==> flow/design.v <==
`timescale 1ns/10ps
module MBF(CLK, RESET, IN_VALID, IN_DATA, X_DATA, Y_DATA, OUT_VALID);
input   CLK;
input   RESET;
input   IN_VALID;
input       [12:0]  IN_DATA;
output  reg [12:0]  X_DATA;
output  reg [12:0]  Y_DATA;
output  reg         OUT_VALID;
reg [5:0] data_cnt;
reg [12:0] s[0:10];
reg [12:0] in_data;
reg [33:0] y_h[0:11];
reg [33:0] y_l[0:11];
wire [17:0] H0, H1, H2, H3, H4, H5, H6, H7, H8, H9, H10, H11;
wire [17:0] L0, L1, L2, L3, L4, L5, L6, L7, L8, L9, L10, L11;
assign H0 = 18'd110592;
assign H1 = 18'd77824;
assign H2 = 18'd20480;
assign H3 = 18'd36864;
assign H4 = 18'd86016;
assign H5 = 18'd69632;
assign H6 = 18'd65536;
assign H7 = 18'd77824;
assign H8 = 18'd45056;
assign H9 = 18'd49152;
assign H10 = 18'd65536;
assign H11 = 18'd126976;
assign L0 = 18'd57344;
assign L1 = 18'd16384;
assign L2 = 18'd12288;
assign L3 = 18'd4096;
assign L4 = 18'd65536;
assign L5 = 18'd57344;
assign L6 = 18'd114688;
assign L7 = 18'd65536;
assign L8 = 18'd126976;
assign L9 = 18'd114688;
assign L10 = 18'd126976;
assign L11 = 18'd69632;
always@(posedge RESET or posedge CLK)
begin
    if (RESET) begin
        in_data <= 13'b0;
        s[0] <= 13'b0;
		s[1] <= 13'b0;
		s[2] <= 13'b0;
		s[3] <= 13'b0;
		s[4] <= 13'b0;
		s[5] <= 13'b0;	
		s[6] <= 13'b0;
		s[7] <= 13'b0;
		s[8] <= 13'b0;
		s[9] <= 13'b0;
		s[10] <= 13'b0;
 		y_h[0] <= 34'b0;
		y_h[1] <= 34'b0;
		y_h[2] <= 34'b0;
		y_h[3] <= 34'b0;
		y_h[4] <= 34'b0;
		y_h[5] <= 34'b0;	
		y_h[6] <= 34'b0;
		y_h[7] <= 34'b0;
		y_h[8] <= 34'b0;
		y_h[9] <= 34'b0;
		y_h[10] <= 34'b0;
		y_h[11] <= 34'b0;
		y_l[0] <= 34'b0;
		y_l[1] <= 34'b0;
		y_l[2] <= 34'b0;
		y_l[3] <= 34'b0;
		y_l[4] <= 34'b0;
		y_l[5] <= 34'b0;	
		y_l[6] <= 34'b0;
		y_l[7] <= 34'b0;
		y_l[8] <= 34'b0;
		y_l[9] <= 34'b0;
		y_l[10] <= 34'b0;
		y_l[11] <= 34'b0;
    end else begin
        in_data <= (IN_VALID) ? IN_DATA : 13'b0;
		s[0] <= in_data;
		s[1] <= s[0];
		s[2] <= s[1];
		s[3] <= s[2];
		s[4] <= s[3];
		s[5] <= s[4];
		s[6] <= s[5];
		s[7] <= s[6];
		s[8] <= s[7];
		s[9] <= s[8];
		s[10] <= s[9];
		y_h[0] <= H0 * in_data;
		y_h[1] <= H1 * s[0];
        y_h[2] <= H2 * s[1];
        y_h[3] <= H3 * s[2];
        y_h[4] <= H4 * s[3];
        y_h[5] <= H5 * s[4];
        y_h[6] <= H6 * s[5];
        y_h[7] <= H7 * s[6];
        y_h[8] <= H8 * s[7];
        y_h[9] <= H9 * s[8];
        y_h[10] <= H10 * s[9];
        y_h[11] <= H11 * s[10];
		y_l[0] <= L0 * in_data;
		y_l[1] <= L1 * s[0];
        y_l[2] <= L2 * s[1];
        y_l[3] <= L3 * s[2];
        y_l[4] <= L4 * s[3];
        y_l[5] <= L5 * s[4];
        y_l[6] <= L6 * s[5];
        y_l[7] <= L7 * s[6];
        y_l[8] <= L8 * s[7];
        y_l[9] <= L9 * s[8];
        y_l[10] <= L10 * s[9];
        y_l[11] <= L11 * s[10];
    end
end
reg [12:0] fk_x;
reg [12:0] fk_y;
always @ (posedge RESET or posedge CLK)
begin
	if (RESET) begin
		X_DATA <= 13'b0;
		Y_DATA <= 13'b0;
		fk_x <= 13'b0;
		fk_y <= 13'b0;
		OUT_VALID <= 1'b0;
	end else begin
		fk_y <= (((y_h[0] + y_h[1] + y_h[2] + y_h[3] + y_h[4] + y_h[5] + y_h[6] + y_h[7] + y_h[8] + y_h[9] + y_h[10] + y_h[11]) >> 20) & 14'd1) ? 
				(((y_h[0] + y_h[1] + y_h[2] + y_h[3] + y_h[4] + y_h[5] + y_h[6] + y_h[7] + y_h[8] + y_h[9] + y_h[10] + y_h[11]) >> 20) + 1'b1) >> 1 :
				((y_h[0] + y_h[1] + y_h[2] + y_h[3] + y_h[4] + y_h[5] + y_h[6] + y_h[7] + y_h[8] + y_h[9] + y_h[10] + y_h[11]) >> 21);
		fk_x <= (((y_l[0] + y_l[1] + y_l[2] + y_l[3] + y_l[4] + y_l[5] + y_l[6] + y_l[7] + y_l[8] + y_l[9] + y_l[10] + y_l[11]) >> 20) & 14'd1) ? 
				(((y_l[0] + y_l[1] + y_l[2] + y_l[3] + y_l[4] + y_l[5] + y_l[6] + y_l[7] + y_l[8] + y_l[9] + y_l[10] + y_l[11]) >> 20) + 1'b1) >> 1 :
				((y_l[0] + y_l[1] + y_l[2] + y_l[3] + y_l[4] + y_l[5] + y_l[6] + y_l[7] + y_l[8] + y_l[9] + y_l[10] + y_l[11]) >> 21);
		X_DATA <= fk_x;
		Y_DATA <= fk_y;
		OUT_VALID <= (fk_x) ? 1'b1 : 1'b0;
	end
end
endmodule
From RTL to reports: MBF
Tool output for the design above, in the order of the flow. Line numbers count from 1 in the design file above. Operators carry their Yosys type and port widths (W data, S select, Z words). A cell with n/a has no value.

Design top: MBF. Clock input: CLK. Cell library: sky130hd. Library corner: tt_025C_1v80.

After elaboration
Source: Yosys, flattened and elaborated. Widths are those after wreduce; folded enables and synchronous resets count as part of the registers. Registers that Yosys merges into a memory's read port (data or address) are not register bits. Print and check cells do not count.

The entry for add/sub/neg operators reads 24. The figure for reductions and logical operators is 1. The figure for equality and inequality tests is 0. For order comparisons the number is 0. Under bitwise logic cells stands 0. The entry for mux-type cells reads 4. Multiply operators: 18. Shift-type cells: 0. The figure for div/mod/pow operators is 0.

Operator list (count): $mul A5 B13 Y18 const A (9); $add A34 B34 Y34 (16); $mul A3 B13 Y16 const A (5); $add A34 B29 Y34 (4); $mul A4 B13 Y17 const A (2); $mul A2 B13 Y15 const A (2); $mux W13 (3); $add A34 B25 Y34 (1); $add A34 B27 Y34 (1); $add A14 B1 Y14 const B (2); $reduce_bool A13 Y1 (1); $mux W1 (1).

The figure for input port bits is 16. For word width x clocked read ports the number is 0. For output and inout bits the number is 27. For memory bits (writable) the number is 0. For register bits the number is 675. Under ROM bits stands 0. Latch bits: 0. The figure for memory cells is 0. Cells after elaboration: 88.

Logic depth
Depth = most cells in a row (Yosys ltp): at word level without a register or memory, in the mapped netlist without a sequential cell, where the memories' decode and read muxes count.

Under depth after elaboration stands 13. ABC_AREA: 0. The entry for depth in mapped cells reads 23. For depth with buffers taken out the number is 23.

Mapped cells and area
Source: synth_stat.txt of the flow (Yosys; design flattened, memories mapped). It holds for the ABC_AREA given above (unset counts as 0); a run with the other value may have another netlist.

Cell types: sky130_fd_sc_hd__dfrtp_1 (count 488, area in all 1.22E+04 sq um); sky130_fd_sc_hd__fa_1 (count 515, area in all 1.03E+04 sq um); sky130_fd_sc_hd__ha_1 (count 464, area in all 5.81E+03 sq um); sky130_fd_sc_hd__inv_1 (count 794, area in all 2.98E+03 sq um); sky130_fd_sc_hd__xnor2_1 (count 188, area in all 1.65E+03 sq um); sky130_fd_sc_hd__a21oi_1 (count 134, area in all 670.643 sq um); sky130_fd_sc_hd__xor2_1 (count 56, area in all 490.47 sq um); sky130_fd_sc_hd__o21ai_0 (count 91, area in all 455.437 sq um); sky130_fd_sc_hd__nor2_1 (count 119, area in all 446.678 sq um); sky130_fd_sc_hd__o21bai_1 (count 48, area in all 360.346 sq um); sky130_fd_sc_hd__a21o_1 (count 44, area in all 330.317 sq um); sky130_fd_sc_hd__nand2_1 (count 73, area in all 274.013 sq um); sky130_fd_sc_hd__nor2b_1 (count 32, area in all 200.192 sq um); sky130_fd_sc_hd__nor3_1 (count 31, area in all 155.149 sq um); sky130_fd_sc_hd__nand2b_1 (count 20, area in all 125.12 sq um); sky130_fd_sc_hd__o21a_1 (count 16, area in all 120.115 sq um); sky130_fd_sc_hd__a21boi_0 (count 15, area in all 112.608 sq um); sky130_fd_sc_hd__and2_1 (count 18, area in all 112.608 sq um).

Not listed: further types 57, cells in them 135.

Under cells in the netlist stands 3281. Flip-flops: 488. For chip area (Yosys) the number is 37918.9 sq um. The entry for buffers reads 5.

Worst setup path after synthesis
Source: OpenSTA report_checks on the synthesized netlist (no wires, ideal clock, input and output delay 20% of the period each), path of least setup slack; recovery checks are left aside. Register names are those of the netlist, which keeps one name where synthesis merged equal registers.

Kind: register to register. From: reg (name not given). To: reg fk_y[11]. The entry for setup slack reads 1090 ps. The entry for stages reads 22. Library setup time: 123 ps. For delay of the path the number is 5910 ps. Under required time stands 6877 ps. Under data arrival time stands 5787 ps. The figure for launch time at the first pin is 0 ps. Period: 7000 ps. The figure for synthesis period reached is 5910 ps.

"delay of the path" = arrival - input delay + setup time. "stages" counts driving pins, that of a launching flip-flop among them; a cell with two outputs on the path counts twice. "synthesis period reached" is the clock period less the worst setup slack; recovery checks do not enter. This is arithmetic on one report: input and output delays are still those of the set period (20% each).

Cells stage by stage: sky130_fd_sc_hd__dfrtp_1 > sky130_fd_sc_hd__fa_1 > sky130_fd_sc_hd__inv_1 > sky130_fd_sc_hd__fa_1 > sky130_fd_sc_hd__inv_1 > sky130_fd_sc_hd__fa_1 > sky130_fd_sc_hd__fa_1 > sky130_fd_sc_hd__fa_1 > sky130_fd_sc_hd__ha_1 > sky130_fd_sc_hd__a2111o_1 > sky130_fd_sc_hd__a21oi_4 > sky130_fd_sc_hd__nor2_4 > sky130_fd_sc_hd__a21oi_1 > sky130_fd_sc_hd__xnor2_1 > sky130_fd_sc_hd__ha_1 > sky130_fd_sc_hd__nand3_1 > sky130_fd_sc_hd__nand4b_1 > sky130_fd_sc_hd__nor4_2 > sky130_fd_sc_hd__nand3b_1 > sky130_fd_sc_hd__nor4b_2 > sky130_fd_sc_hd__a211oi_2 > sky130_fd_sc_hd__xnor2_1.

RTL lines, path after synthesis: end, assigned (RTL line 127) `fk_y <= 13'b0;`; end, assigned (RTL line 130) `fk_y <= (((y_h[0] + y_h[1] + y_h[2] + y_h[3] + y_h[4] + y_h[5] + y_h[6] + y_h[7] + y_h[8] + y_h[9] + y_h[10] + ...`; end, declared (RTL line 120) `reg [12:0] fk_y;`.

No chain of elaborated cells between the ends is given.

Timing after layout
From the final timing report of job 1: the path of least setup slack in the routed layout; clock arrival at registers is part of the times. The report prints the path's times to 10 ps; the period is as set.

Kind: register to register. From: reg y_h[8][17]. To: reg fk_y[11]. Period: 5030 ps. Library setup time: 120 ps. Under data arrival time stands 6460 ps. Under required time stands 5530 ps. The entry for setup slack reads -930 ps. The figure for launch time at the first pin is 620 ps. The entry for stages reads 23.

The rows between start and end are the longest chain of elaborated cells between them; the timing report does not say that the signal goes this way. Where chains are equally long, one stands for them. Each line given opens the expression or statement behind the cell; cells for indexed reads and writes are added by Yosys, which also makes memories of some case tables.

Cells stage by stage: sky130_fd_sc_hd__dfrtp_1 > sky130_fd_sc_hd__fa_1 > sky130_fd_sc_hd__inv_2 > sky130_fd_sc_hd__fa_1 > sky130_fd_sc_hd__inv_2 > sky130_fd_sc_hd__fa_1 > sky130_fd_sc_hd__fa_1 > sky130_fd_sc_hd__fa_1 > sky130_fd_sc_hd__ha_1 > sky130_fd_sc_hd__a2111o_1 > sky130_fd_sc_hd__a21oi_4 > sky130_fd_sc_hd__buf_4 > sky130_fd_sc_hd__buf_6 > sky130_fd_sc_hd__nor4_4 > sky130_fd_sc_hd__o31a_2 > sky130_fd_sc_hd__buf_4 > sky130_fd_sc_hd__o2111ai_4 > sky130_fd_sc_hd__a31oi_4 > sky130_fd_sc_hd__a41oi_4 > sky130_fd_sc_hd__nand3b_1 > sky130_fd_sc_hd__o21ai_0 > sky130_fd_sc_hd__a211oi_2 > sky130_fd_sc_hd__xnor2_1. The entry for cells in the longest elaborated chain reads 6. Elaborated cells between the ends (all ways): 6. Those cells by class: add/sub: 5; mux: 1.

RTL lines, path after layout: start, declared (RTL line 13) `reg [33:0] y_h[0:11];`; start, assigned (RTL line 64) `y_h[8] <= 34'b0;`; start, assigned (RTL line 101) `y_h[8] <= H8 * s[7];`; $add A34 B34 Y34 x2 (RTL line 131) `(((y_h[0] + y_h[1] + y_h[2] + y_h[3] + y_h[4] + y_h[5] + y_h[6] + y_h[7] + y_h[8] + y_h[9] + y_h[10] + y_h[11] ...`; $add A34 B29 Y34 (RTL line 131); $add A34 B34 Y34 (RTL line 131); $add A14 B1 Y14 (RTL line 131); $mux W13 (RTL line 130) `fk_y <= (((y_h[0] + y_h[1] + y_h[2] + y_h[3] + y_h[4] + y_h[5] + y_h[6] + y_h[7] + y_h[8] + y_h[9] + y_h[10] + ...`; end, assigned (RTL line 127) `fk_y <= 13'b0;`; end, assigned (RTL line 130); end, declared (RTL line 120) `reg [12:0] fk_y;`.

Appendix: measured runs

Module MBF, platform sky130hd: 4 stored runs of the flow (Yosys, OpenROAD) with differing settings, in no particular order. Input and output delays are each 20% of the period that was set; the output load is 0.01 pF. "clock period reached" means the clock period less the worst setup slack. The figure is calculated, with input and output delays left at 20% of the set period. "worst setup path time" is the time allowed to the run's worst setup path (the clock period less input and output delay, where it has them) less its slack. Clock arrival times count: a late capture clock shortens it, a late launch clock lengthens it. "worst setup path time" is known to 10 ps.

Job 1 has these settings: CORE_UTILIZATION 40; period_ns 5.03; CAP_MARGIN 20; CORE_MARGIN 2; SLEW_MARGIN 20. For the total negative slack on setup checks the run shows -11436 ps. The clock period reached comes to 5958 ps. The measured setup slack of the worst path is -928 ps. The post-synthesis cell area reads 37918.9 sq um. The worst setup path time reads 5960 ps. Critical path kind: register to register. The standard-cell area of the final layout comes to 44495.2 sq um. The measured utilization in the final report is 47.5 %. The measured area inside the die boundary is 97275.4 sq um.

Job 2 has these settings: ABC_AREA 0; CELL_PAD_IN_SITES_DETAIL_PLACEMENT 2; CORE_MARGIN 4; CORE_UTILIZATION 40; CTS_CLUSTER_DIAMETER 131; GPL_ROUTABILITY_DRIVEN 0; HOLD_SLACK_MARGIN 0.25; MAX_ROUTING_LAYER met4; MIN_ROUTING_LAYER met1; PLACE_DENSITY_LB_ADDON 0.02; SETUP_SLACK_MARGIN 1.62; period_ns 5.98; CAP_MARGIN 20; SLEW_MARGIN 20. For the total negative slack on setup checks the run shows -739 ps. The clock period reached comes to 6205 ps. The measured setup slack of the worst path is -225 ps. The post-synthesis cell area reads 37918.9 sq um. The worst setup path time reads 6200 ps. Critical path kind: register to register. The standard-cell area of the final layout comes to 45747.6 sq um. The measured utilization in the final report is 48.8 %. The measured area inside the die boundary is 99786.5 sq um.

Job 3 has these settings: ABC_AREA 1; CELL_PAD_IN_SITES_DETAIL_PLACEMENT 2; CELL_PAD_IN_SITES_GLOBAL_PLACEMENT 1; CORE_ASPECT_RATIO 1.85; CORE_MARGIN 4; CORE_UTILIZATION 54; GPL_ROUTABILITY_DRIVEN 0; HOLD_SLACK_MARGIN 0.11; MAX_ROUTING_LAYER met4; MIN_ROUTING_LAYER met1; SETUP_SLACK_MARGIN 1.68; period_ns 7.53; CAP_MARGIN 20; SLEW_MARGIN 20. Outcome: not finished: clock tree synthesis ended with error DPL-0033.

Job 4 has these settings: CELL_PAD_IN_SITES_DETAIL_PLACEMENT 2; CORE_MARGIN 4; CORE_UTILIZATION 40; CTS_CLUSTER_DIAMETER 184; GPL_ROUTABILITY_DRIVEN 0; PLACE_DENSITY_LB_ADDON 0.02; SETUP_SLACK_MARGIN 1.62; period_ns 5.98; CAP_MARGIN 20; SLEW_MARGIN 20. For the total negative slack on setup checks the run shows -822 ps. The clock period reached comes to 6237 ps. The measured setup slack of the worst path is -257 ps. The post-synthesis cell area reads 37918.9 sq um. The worst setup path time reads 6240 ps. Critical path kind: register to register. The standard-cell area of the final layout comes to 45762.6 sq um. The measured utilization in the final report is 48.8 %. The measured area inside the die boundary is 99786.5 sq um.
